==> flow/design.v <==
module gain_block( 
	input signed [11:0] ip_data, 
	input ip_clock, 
	input ip_reset, 
	output [11:0] op_data
); 
	parameter signed [11:0] gain = 12'd1024;
	reg signed [11:0] reg_ip_data; 
	always@(posedge ip_clock or negedge ip_reset) begin 
		if(ip_reset == 1'd0) begin 
			reg_ip_data <= 12'd0;
		end else begin  
			reg_ip_data <= ip_data; 
		end 
	end 
	reg signed [11:0] reg_gain;
	wire signed [23:0] wire_gain; 
	assign wire_gain = reg_ip_data * gain;
	always@(posedge ip_clock or negedge ip_reset) begin 
		if(ip_reset == 1'd0) begin 
			reg_gain <= 12'd0;
		end else begin 
			reg_gain <= wire_gain[23:12]; 
		end 
	end 
	assign op_data = reg_gain; 
endmodule 
module abs_block( 
	input signed [11:0] ip_data,
	input ip_clock,
	input ip_reset,
	output [11:0] op_data
); 
	reg signed [11:0] reg_op_abs; 
	always@(posedge ip_clock or negedge ip_reset) begin 
		if(ip_reset == 1'd0) begin 
			reg_op_abs <= 12'd0;
		end else begin 
			if(ip_data < 12'sd0) begin 
				reg_op_abs <= -ip_data;
			end else begin 
				reg_op_abs <= ip_data; 
			end 
		end 
	end 
	assign op_data = reg_op_abs;
endmodule 
module power_estimation(
	input signed [11:0] ip_data,
	input ip_clock,
	input ip_reset,
	output [11:0] op_data
); 
	reg signed [11:0] reg_delay; 
	always@(posedge ip_clock or negedge ip_reset) begin 
		if(ip_reset == 1'd0) begin 
			reg_delay <= 12'd0;
		end else begin 
			reg_delay <= ip_data; 
		end 
	end 
	reg signed [11:0] reg_delay_2; 
	always@(posedge ip_clock or negedge ip_reset) begin 
		if(ip_reset == 1'd0) begin 
			reg_delay_2 <= 12'd0;
		end else begin 
			reg_delay_2 <= reg_delay; 
		end 
	end 
	reg signed [11:0] reg_delay_3; 
	always@(posedge ip_clock or negedge ip_reset) begin 
		if(ip_reset == 1'd0) begin 
			reg_delay_3 <= 12'd0;
		end else begin 
			reg_delay_3 <= reg_delay_2; 
		end 
	end
	reg signed [11:0] reg_delay_4; 
	always@(posedge ip_clock or negedge ip_reset) begin 
		if(ip_reset == 1'd0) begin 
			reg_delay_4 <= 12'd0;
		end else begin 
			reg_delay_4 <= reg_delay_3; 
		end 
	end
	reg signed [11:0] reg_delay_5; 
	always@(posedge ip_clock or negedge ip_reset) begin 
		if(ip_reset == 1'd0) begin 
			reg_delay_5 <= 12'd0;
		end else begin 
			reg_delay_5 <= reg_delay_4; 
		end 
	end
	reg signed [11:0] reg_delay_6; 
	always@(posedge ip_clock or negedge ip_reset) begin 
		if(ip_reset == 1'd0) begin 
			reg_delay_6 <= 12'd0;
		end else begin 
			reg_delay_6 <= reg_delay_5; 
		end 
	end
	reg signed [11:0] reg_delay_7; 
	always@(posedge ip_clock or negedge ip_reset) begin 
		if(ip_reset == 1'd0) begin 
			reg_delay_7 <= 12'd0;
		end else begin 
			reg_delay_7 <= reg_delay_6; 
		end 
	end
	reg signed [11:0] reg_delay_8; 
	always@(posedge ip_clock or negedge ip_reset) begin 
		if(ip_reset == 1'd0) begin 
			reg_delay_8 <= 12'd0;
		end else begin 
			reg_delay_8 <= reg_delay_7; 
		end 
	end
	reg signed [11:0] reg_delay_9; 
	always@(posedge ip_clock or negedge ip_reset) begin 
		if(ip_reset == 1'd0) begin 
			reg_delay_9 <= 12'd0;
		end else begin 
			reg_delay_9 <= reg_delay_8; 
		end 
	end 
	reg signed [11:0] reg_delay_10; 
	always@(posedge ip_clock or negedge ip_reset) begin 
		if(ip_reset == 1'd0) begin 
			reg_delay_10 <= 12'd0;
		end else begin 
			reg_delay_10 <= reg_delay_9; 
		end 
	end
	reg signed [11:0] reg_delay_11; 
	always@(posedge ip_clock or negedge ip_reset) begin 
		if(ip_reset == 1'd0) begin 
			reg_delay_11 <= 12'd0;
		end else begin 
			reg_delay_11 <= reg_delay_10; 
		end 
	end
	reg signed [11:0] reg_delay_12; 
	always@(posedge ip_clock or negedge ip_reset) begin 
		if(ip_reset == 1'd0) begin 
			reg_delay_12 <= 12'd0;
		end else begin 
			reg_delay_12 <= reg_delay_11; 
		end 
	end
	reg signed [11:0] reg_delay_13; 
	always@(posedge ip_clock or negedge ip_reset) begin 
		if(ip_reset == 1'd0) begin 
			reg_delay_13 <= 12'd0;
		end else begin 
			reg_delay_13 <= reg_delay_12; 
		end 
	end
	reg signed [11:0] reg_delay_14; 
	always@(posedge ip_clock or negedge ip_reset) begin 
		if(ip_reset == 1'd0) begin 
			reg_delay_14 <= 12'd0;
		end else begin 
			reg_delay_14 <= reg_delay_13; 
		end 
	end
	reg signed [11:0] reg_delay_15; 
	always@(posedge ip_clock or negedge ip_reset) begin 
		if(ip_reset == 1'd0) begin 
			reg_delay_15 <= 12'd0;
		end else begin 
			reg_delay_15 <= reg_delay_14; 
		end 
	end
	reg signed [11:0] reg_delay_16; 
	always@(posedge ip_clock or negedge ip_reset) begin 
		if(ip_reset == 1'd0) begin 
			reg_delay_16 <= 12'd0;
		end else begin 
			reg_delay_16 <= reg_delay_15; 
		end 
	end 
	reg signed [11:0] reg_delay_17; 
	always@(posedge ip_clock or negedge ip_reset) begin 
		if(ip_reset == 1'd0) begin 
			reg_delay_17 <= 12'd0;
		end else begin 
			reg_delay_17 <= reg_delay_16; 
		end 
	end 
	reg signed [11:0] reg_delay_18; 
	always@(posedge ip_clock or negedge ip_reset) begin 
		if(ip_reset == 1'd0) begin 
			reg_delay_18 <= 12'd0;
		end else begin 
			reg_delay_18 <= reg_delay_17; 
		end 
	end
	reg signed [11:0] reg_delay_19; 
	always@(posedge ip_clock or negedge ip_reset) begin 
		if(ip_reset == 1'd0) begin 
			reg_delay_19 <= 12'd0;
		end else begin 
			reg_delay_19 <= reg_delay_18; 
		end 
	end 
	reg signed [11:0] reg_delay_20; 
	always@(posedge ip_clock or negedge ip_reset) begin 
		if(ip_reset == 1'd0) begin 
			reg_delay_20 <= 12'd0;
		end else begin 
			reg_delay_20 <= reg_delay_19; 
		end 
	end 
	reg signed [11:0] reg_delay_21; 
	always@(posedge ip_clock or negedge ip_reset) begin 
		if(ip_reset == 1'd0) begin 
			reg_delay_21 <= 12'd0;
		end else begin 
			reg_delay_21 <= reg_delay_20; 
		end 
	end
	reg signed [11:0] reg_delay_22; 
	always@(posedge ip_clock or negedge ip_reset) begin 
		if(ip_reset == 1'd0) begin 
			reg_delay_22 <= 12'd0;
		end else begin 
			reg_delay_22 <= reg_delay_21; 
		end 
	end
	reg signed [11:0] reg_delay_23; 
	always@(posedge ip_clock or negedge ip_reset) begin 
		if(ip_reset == 1'd0) begin 
			reg_delay_23 <= 12'd0;
		end else begin 
			reg_delay_23 <= reg_delay_22; 
		end 
	end
	reg signed [11:0] reg_delay_24; 
	always@(posedge ip_clock or negedge ip_reset) begin 
		if(ip_reset == 1'd0) begin 
			reg_delay_24 <= 12'd0;
		end else begin 
			reg_delay_24 <= reg_delay_23; 
		end 
	end
	reg signed [11:0] reg_delay_25; 
	always@(posedge ip_clock or negedge ip_reset) begin 
		if(ip_reset == 1'd0) begin 
			reg_delay_25 <= 12'd0;
		end else begin 
			reg_delay_25 <= reg_delay_24; 
		end 
	end 
	reg signed [11:0] reg_delay_26; 
	always@(posedge ip_clock or negedge ip_reset) begin 
		if(ip_reset == 1'd0) begin 
			reg_delay_26 <= 12'd0;
		end else begin 
			reg_delay_26 <= reg_delay_25; 
		end 
	end 
	reg signed [11:0] reg_delay_27; 
	always@(posedge ip_clock or negedge ip_reset) begin 
		if(ip_reset == 1'd0) begin 
			reg_delay_27 <= 12'd0;
		end else begin 
			reg_delay_27 <= reg_delay_26; 
		end 
	end
	reg signed [11:0] reg_delay_28; 
	always@(posedge ip_clock or negedge ip_reset) begin 
		if(ip_reset == 1'd0) begin 
			reg_delay_28 <= 12'd0;
		end else begin 
			reg_delay_28 <= reg_delay_27; 
		end 
	end 
	reg signed [11:0] reg_delay_29; 
	always@(posedge ip_clock or negedge ip_reset) begin 
		if(ip_reset == 1'd0) begin 
			reg_delay_29 <= 12'd0;
		end else begin 
			reg_delay_29 <= reg_delay_28; 
		end 
	end 
	reg signed [11:0] reg_delay_30; 
	always@(posedge ip_clock or negedge ip_reset) begin 
		if(ip_reset == 1'd0) begin 
			reg_delay_30 <= 12'd0;
		end else begin 
			reg_delay_30 <= reg_delay_29; 
		end 
	end 
	reg signed [11:0] reg_delay_31; 
	always@(posedge ip_clock or negedge ip_reset) begin 
		if(ip_reset == 1'd0) begin 
			reg_delay_31 <= 12'd0;
		end else begin 
			reg_delay_31 <= reg_delay_30; 
		end 
	end 
	reg signed [11:0] reg_sum; 
	wire signed [15:0] wire_sum; 
	assign wire_sum = (ip_data + reg_delay + reg_delay_2 + reg_delay_3 + reg_delay_4 + reg_delay_5 + reg_delay_6 + reg_delay_7 + reg_delay_8 + reg_delay_9 + reg_delay_10
						 + reg_delay_11 + reg_delay_12 + reg_delay_13 + reg_delay_14 + reg_delay_15 + reg_delay_16 + reg_delay_17 + reg_delay_18 + reg_delay_19 + reg_delay_20 
						 + reg_delay_21 + reg_delay_22 + reg_delay_23 + reg_delay_24 + reg_delay_25 + reg_delay_26 + reg_delay_27 + reg_delay_28 + reg_delay_29 + reg_delay_30 + reg_delay_31);
	always@(posedge ip_clock or negedge ip_reset) begin 
		if(ip_reset == 1'd0) begin 
			reg_sum <= 12'd0;
		end else begin 
			reg_sum <= wire_sum[15:4]; 
		end 
	end 
	assign op_data = reg_sum;
endmodule 
module gain_error( 
	input signed [11:0] ip_data, 
	input ip_clock, 
	input ip_reset, 
	output [11:0] op_data
); 
	parameter signed [11:0] reference = 12'd2048; 
	wire signed [11:0] wire_error;  
	reg signed [11:0] reg_error;
	assign wire_error = reference - ip_data;
	always@(posedge ip_clock or negedge ip_reset) begin 
		if(ip_reset == 1'd0) begin 
			reg_error <= 12'd0;
		end else begin 
			reg_error <= wire_error;
		end 
	end 
	assign op_data = reg_error; 
endmodule 
module accumulator( 
	input signed [11:0] ip_data, 
	input ip_clock, 
	input ip_reset, 
	output [11:0] op_data
);  
	reg signed [15:0] reg_sum; 
	reg [4:0] reg_counter;
	always@(posedge ip_clock or negedge ip_reset) begin 
		if(ip_reset == 1'd0) begin 
			reg_sum <= 16'd0; 
			reg_counter <= 5'd0;
		end else begin 
			if(reg_counter == 5'd31) begin 
				reg_sum <= reg_sum;
			end else begin 
				reg_sum <= reg_sum + ip_data; 
			end 
			reg_counter <= reg_counter + 4'd1;
		end 
	end 
	assign op_data = reg_sum[15:4]; 
endmodule 
module product_block(
	input signed [11:0] ip_data, 
	input signed [11:0] ip_data_2,
	input ip_clock, 
	input ip_reset,
	output [11:0] op_data
); 
	reg signed [11:0] reg_product; 
	wire signed [23:0] wire_product; 
	assign wire_product = ip_data * ip_data_2;
	always@(posedge ip_clock or negedge ip_reset) begin 
		if(ip_reset == 1'd0) begin 
			reg_product <= 12'd0;
		end else begin 
			reg_product <= wire_product[23:12]; 
		end 
	end
	assign op_data = reg_product;
endmodule 
module agc_ref_correction(
	input signed [11:0] ip_data, 
	input ip_clock,
	input ip_reset, 
	output [11:0] op_data
); 
	wire signed [11:0] get_op_gain; 
	gain_block gain_block_inst( 
		.ip_data(ip_data), 
		.ip_clock(ip_clock), 
		.ip_reset(ip_reset), 
		.op_data(get_op_gain)
	); 
	wire signed [11:0] get_op_abs; 
	abs_block abs_block_inst(
		.ip_data(get_op_gain), 
		.ip_clock(ip_clock), 
		.ip_reset(ip_reset), 
		.op_data(get_op_abs)
	); 
	wire signed [11:0] get_op_power_est; 
	power_estimation power_estimation_inst( 
		.ip_data(get_op_abs), 
		.ip_clock(ip_clock), 
		.ip_reset(ip_reset), 
		.op_data(get_op_power_est)
	); 
	wire signed [11:0] get_op_gain_error; 
	gain_error gain_error_inst( 
		.ip_data(get_op_power_est), 
		.ip_clock(ip_clock), 
		.ip_reset(ip_reset), 
		.op_data(get_op_gain_error)
	);
	wire signed [11:0] get_op_acc;  
	accumulator accumulator_inst(
		.ip_data(get_op_gain_error), 
		.ip_clock(ip_clock), 
		.ip_reset(ip_reset), 
		.op_data(get_op_acc)
	);
	wire signed [11:0] get_op_product; 
	product_block product_block_inst( 
		.ip_data(ip_data), 
		.ip_data_2(get_op_acc),
		.ip_clock(ip_clock), 
		.ip_reset(ip_reset), 
		.op_data(get_op_product)
	); 
	assign op_data = get_op_product;
endmodule 
# --- Tool chain data of agc_ref_correction ---
# The steps from the RTL of agc_ref_correction to its reports follow in flow order.
# Lines are those of the file above, counted from 1.
# Library cell names are shortened.
design:
  design: "agc_ref_correction"
  clk_port: "ip_clock"
  cell_library: "sky130hd"
  lib_corner: "tt_025C_1v80"

# --- Word-level counts ---
# Source: Yosys, flattened and elaborated, memories not mapped. Widths are those after wreduce; folded enables and synchronous resets count as part of the registers. Registers that Yosys merges into a memory's read port (data or address) are not register bits. Print and check cells do not count. Equal cells are merged and count once.
word_totals:
  ff_bits: 463
  elab_cells: 78
classes:
  n_addsub: 35
  multipliers: 1
  n_cmp: 1
  equal: 1
  n_mux: 1
op_table:
  columns: ["operator", "count"]
  rows:
  - ["16-bit by 12-bit adder with 16-bit output", 31]
  - ["12-bit by 12-bit multiplier with 24-bit output", 1]
  - ["12-bit by 12-bit adder with 13-bit output", 1]
  - ["10-bit negator with 12-bit output", 1]
  - ["12-bit subtractor with constant A", 1]
  - ["12-bit two-way mux", 1]
  - ["10-bit by 1-bit less-than comparator with 1-bit output with constant B", 1]
  - ["5-bit by 1-bit adder with 5-bit output with constant B", 1]
  - ["5-bit equality test with constant B", 1]

# --- Depth ---
# Longest topological path by Yosys (ltp), each cell counted once; first at word level (registers and memories cut), then after technology mapping (sequential cells cut; the memories' decode and read muxes count).
logic_depth:
  ltp_word: 31
  ABC_AREA: 0
  ltp_mapped: 30
  mapped_depth_nobuf: 30

# --- After synthesis ---
# Source: synth_stat.txt of the flow (Yosys; design flattened, memories mapped). It holds for the ABC_AREA given above (unset counts as 0); a run with the other value may have another netlist.
mapped:
  cell_count: 2200
  area_mm2: 0.0282246
  ff_cells: 461
  buffers: 29
by_type:
  columns: ["cell", "count", "area_total_um2"]
  rows:
  - ["dfrtp_1", 461, 1.15E+04]
  - ["fa_1", 501, 1E+04]
  - ["inv_1", 624, 2.34E+03]
  - ["ha_1", 107, 1.34E+03]
  - ["xnor2_1", 59, 516.746]
  - ["nand2_1", 119, 446.678]
  - ["and2_1", 44, 275.264]
  - ["nor2_1", 40, 150.144]
  - ["xor2_1", 17, 148.893]
  - ["nand2b_1", 20, 125.12]
  - ["o21ai_0", 25, 125.12]
  - ["clkbuf_1", 29, 108.854]
  - ["a21oi_1", 20, 100.096]
  - ["nor3_1", 19, 95.091]
  - ["and3_1", 12, 75.072]
  - ["nor2b_1", 9, 56.304]
  - ["o41ai_4", 2, 55.053]
  - ["nand3_1", 10, 50.048]
# Other cell types: 40; their cells: 82.
# The figures by module come from a second, unflattened synthesis with its own total; it is not the netlist above.
unflattened:
  hier_cells: 2208
  area_unflattened_mm2: 0.0283422
# Each row is one instance without its submodules.
by_module:
  columns: ["module", "instances", "cells", "mod_area_mm2", "seq_area_mm2"]
  rows:
  - ["(no name shown)", 1, 1343, 0.0197539, 0.0096092]
  - ["(no name shown)", 1, 590, 0.0054452, 0.0003003]
  - ["accumulator", 1, 171, 0.0015878, 0.0005255]
  - ["abs_block", 1, 42, 0.000523, 0.0003003]
  - ["gain_error", 1, 40, 0.0005167, 0.0003003]
  - ["gain_block", 1, 22, 0.0005155, 0.0005005]
  - ["agc_ref_correction", 1, 0, 0, 0]

# --- Timing after synthesis ---
# Path of least setup slack by OpenSTA after synthesis, without wires, with an ideal clock, recovery checks aside; 20% of the period is set as input and as output delay. Where synthesis merged equal registers, the netlist keeps one of their names.
synth_path:
  path_kind: "reg2reg"
  from: "register abs_block_inst.reg_op_abs[1]"
  to: "register (no name shown)"
  period_ns: 10.0
  setup_ns: 0.080
  launch_ns: 0.000
  arrival_ns: 6.909
  t_required_ns: 9.920
  slack_ns: 3.012
  path_delay_ns: 6.989
  driving_pins: 28
  path_buffers: 0
  period_less_setup_slack_ns: 6.988
# "path_delay_ns" is the arrival time less input delay plus setup time.
# "driving_pins" counts driving pins, that of a launching flip-flop among them; a cell with two outputs on the path counts twice.
# "period_less_setup_slack_ns" is the clock period less the worst setup slack; recovery checks do not enter. This is arithmetic on one report: input and output delays are still those of the set period (20% each).
# Between the ends stands the longest chain of elaborated cells between them, by number of cells; it is not shown to be the way that was timed. Of several equally long chains one is given.
# A line is the first line of the expression or statement that the cell stems from. Yosys adds cells for indexed reads and writes and turns some case tables into memories.
# At most two assigning lines are given for a register; there are more.
synth_via:
  path_cell_list: "dfrtp_1 ha_1 a21o_1 a21oi_1 nand2b_1 a21boi_0 or3_1 a31oi_1 xnor2_1 fa_1 inv_1 fa_1 fa_1 fa_1 fa_1 fa_1 inv_1 fa_1 fa_1 ha_1 and2_1 o21ai_0 nand3_1 nand2_1 o21ai_1 o21a_1 nor2_1 xnor2_1"
  elab_chain_cells: 31
  cells_between: 31
  cone_classes: "add/sub: 31"
synth_rtl:
  columns: ["element", "line", "text"]
  rows:
  - ["start: declaration", 34, "reg signed [11:0] reg_op_abs;"]
  - ["start: assignment", 40, "reg_op_abs <= -ip_data;"]
  - ["start: assignment", 42, "reg_op_abs <= ip_data;"]
  - ["12-bit by 12-bit adder with 13-bit output", 304, "assign wire_sum = (ip_data + reg_delay + reg_delay_2 + reg_delay_3 + reg_delay_4 + reg_delay_5 + reg_delay_6 + ..."]
  - ["16-bit by 12-bit adder with 16-bit output x30", 304, null]
  - ["end: assignment", 309, "reg_sum <= 12'd0;"]
  - ["end: assignment", 311, "reg_sum <= wire_sum[15:4];"]
  - ["end: declaration", 302, "reg signed [11:0] reg_sum;"]

# --- Worst path after layout ---
# From the final timing report of stored run 1: the path of least setup slack in the routed layout; clock arrival at registers is part of the times.
layout_path:
  path_kind: "reg2reg"
  from: "register (no name shown)"
  to: "register (no name shown)"
  period_ns: 10.0
  setup_ns: 0.12
  launch_ns: 0.58
  arrival_ns: 8.44
  t_required_ns: 10.49
  slack_ns: 2.05
  driving_pins: 31
  path_buffers: 0
# Between the ends stands the longest chain of elaborated cells between them, by number of cells; it is not shown to be the way that was timed. Of several equally long chains one is given.
layout_via:
  path_cell_list: "dfrtp_1 ha_1 inv_1 fa_1 nor2b_1 o21ai_1 a21boi_1 o21ai_1 a21boi_1 o21ai_1 nor2b_1 xnor2_1 fa_1 inv_1 fa_1 fa_1 fa_1 fa_1 fa_1 inv_1 fa_1 fa_1 ha_1 and3_1 o2111ai_1 nand3_1 nand2_1 o21ai_1 o21a_1 nor2_1 xnor2_1"
  elab_chain_cells: 31
  cells_between: 31
  cone_classes: "add/sub: 31"
layout_rtl:
  columns: ["element", "line", "text"]
  rows:
  - ["start: declaration", 54, "reg signed [11:0] reg_delay;"]
  - ["start: assignment", 57, "reg_delay <= 12'd0;"]
  - ["start: assignment", 59, "reg_delay <= ip_data;"]
  - ["12-bit by 12-bit adder with 13-bit output", 304, "assign wire_sum = (ip_data + reg_delay + reg_delay_2 + reg_delay_3 + reg_delay_4 + reg_delay_5 + reg_delay_6 + ..."]
  - ["16-bit by 12-bit adder with 16-bit output x30", 304, null]
  - ["end: assignment", 309, "reg_sum <= 12'd0;"]
  - ["end: assignment", 311, "reg_sum <= wire_sum[15:4];"]
  - ["end: declaration", 302, "reg signed [11:0] reg_sum;"]

# Below are 3 stored runs of the flow (Yosys, OpenROAD; platform sky130hd) on agc_ref_correction, each with its settings and what was measured, unordered. Constraints: input delay and output delay 20% of the set period each, output load 0.01 pF.
# By "achieved_clock_period_ns" is meant the clock period of the run minus its worst setup slack. This is arithmetic on one report: input and output delays are still those of the set period (20% each).
# By "worstPathTime_ns" is meant the share of the clock period that the worst setup path is allowed (20% is reserved at inputs, 20% at outputs), minus its slack. Clock arrival times at its registers enter into it.
runs:
  - name: "stored run 1"
    settings:
      CAP_MARGIN: 0
      CELL_PAD_IN_SITES_DETAIL_PLACEMENT: 1
      CORE_MARGIN: 5
      CORE_UTILIZATION: 40
      CTS_CLUSTER_DIAMETER: 218
      MAX_ROUTING_LAYER: "met5"
      PLACE_DENSITY_LB_ADDON: 0.25
      TNS_END_PERCENT: 95
      period_ns: 10.0
      SLEW_MARGIN: 20
    results:
      yosys.chip_area_mm2: 0.0282246
      die_area_mm2: 0.0759747
      final_stdcell_area_mm2: 0.0313388
      final_util_pct: 44.8
      setup_ws_ns: 2.047
      fin_tns_ns: 0.000
      hold_worst_slack_ns: 0.344
      achieved_clock_period_ns: 7.953
      worstPathTime_ns: 7.95
      worst_setup_path_type: "reg2reg"
  - name: "stored run 2"
    settings:
      CAP_MARGIN: 0
      CORE_MARGIN: 6
      GPL_TIMING_DRIVEN: 0
      MAX_ROUTING_LAYER: "met4"
      PLACE_DENSITY_LB_ADDON: 0.08
      period_ns: 10.0
      CORE_UTILIZATION: 40
      SLEW_MARGIN: 20
    results:
      yosys.chip_area_mm2: 0.0282246
      die_area_mm2: 0.0770812
      final_stdcell_area_mm2: 0.0315953
      final_util_pct: 45.7
      setup_ws_ns: 2.020
      fin_tns_ns: 0.000
      hold_worst_slack_ns: 0.314
      achieved_clock_period_ns: 7.980
      worstPathTime_ns: 7.98
      worst_setup_path_type: "reg2reg"
  - name: "stored run 3"
    settings:
      CAP_MARGIN: 15
      CELL_PAD_IN_SITES_DETAIL_PLACEMENT: 1
      CORE_MARGIN: 6
      CTS_CLUSTER_SIZE: 37
      GPL_TIMING_DRIVEN: 0
      MAX_ROUTING_LAYER: "met4"
      PLACE_DENSITY_LB_ADDON: 0.08
      period_ns: 10.0
      CORE_UTILIZATION: 40
      SLEW_MARGIN: 20
    results:
      yosys.chip_area_mm2: 0.0282246
      die_area_mm2: 0.0770812
      final_stdcell_area_mm2: 0.0316191
      final_util_pct: 45.7
      setup_ws_ns: 1.934
      fin_tns_ns: 0.000
      hold_worst_slack_ns: 0.348
      achieved_clock_period_ns: 8.066
      worstPathTime_ns: 8.07
      worst_setup_path_type: "reg2reg"
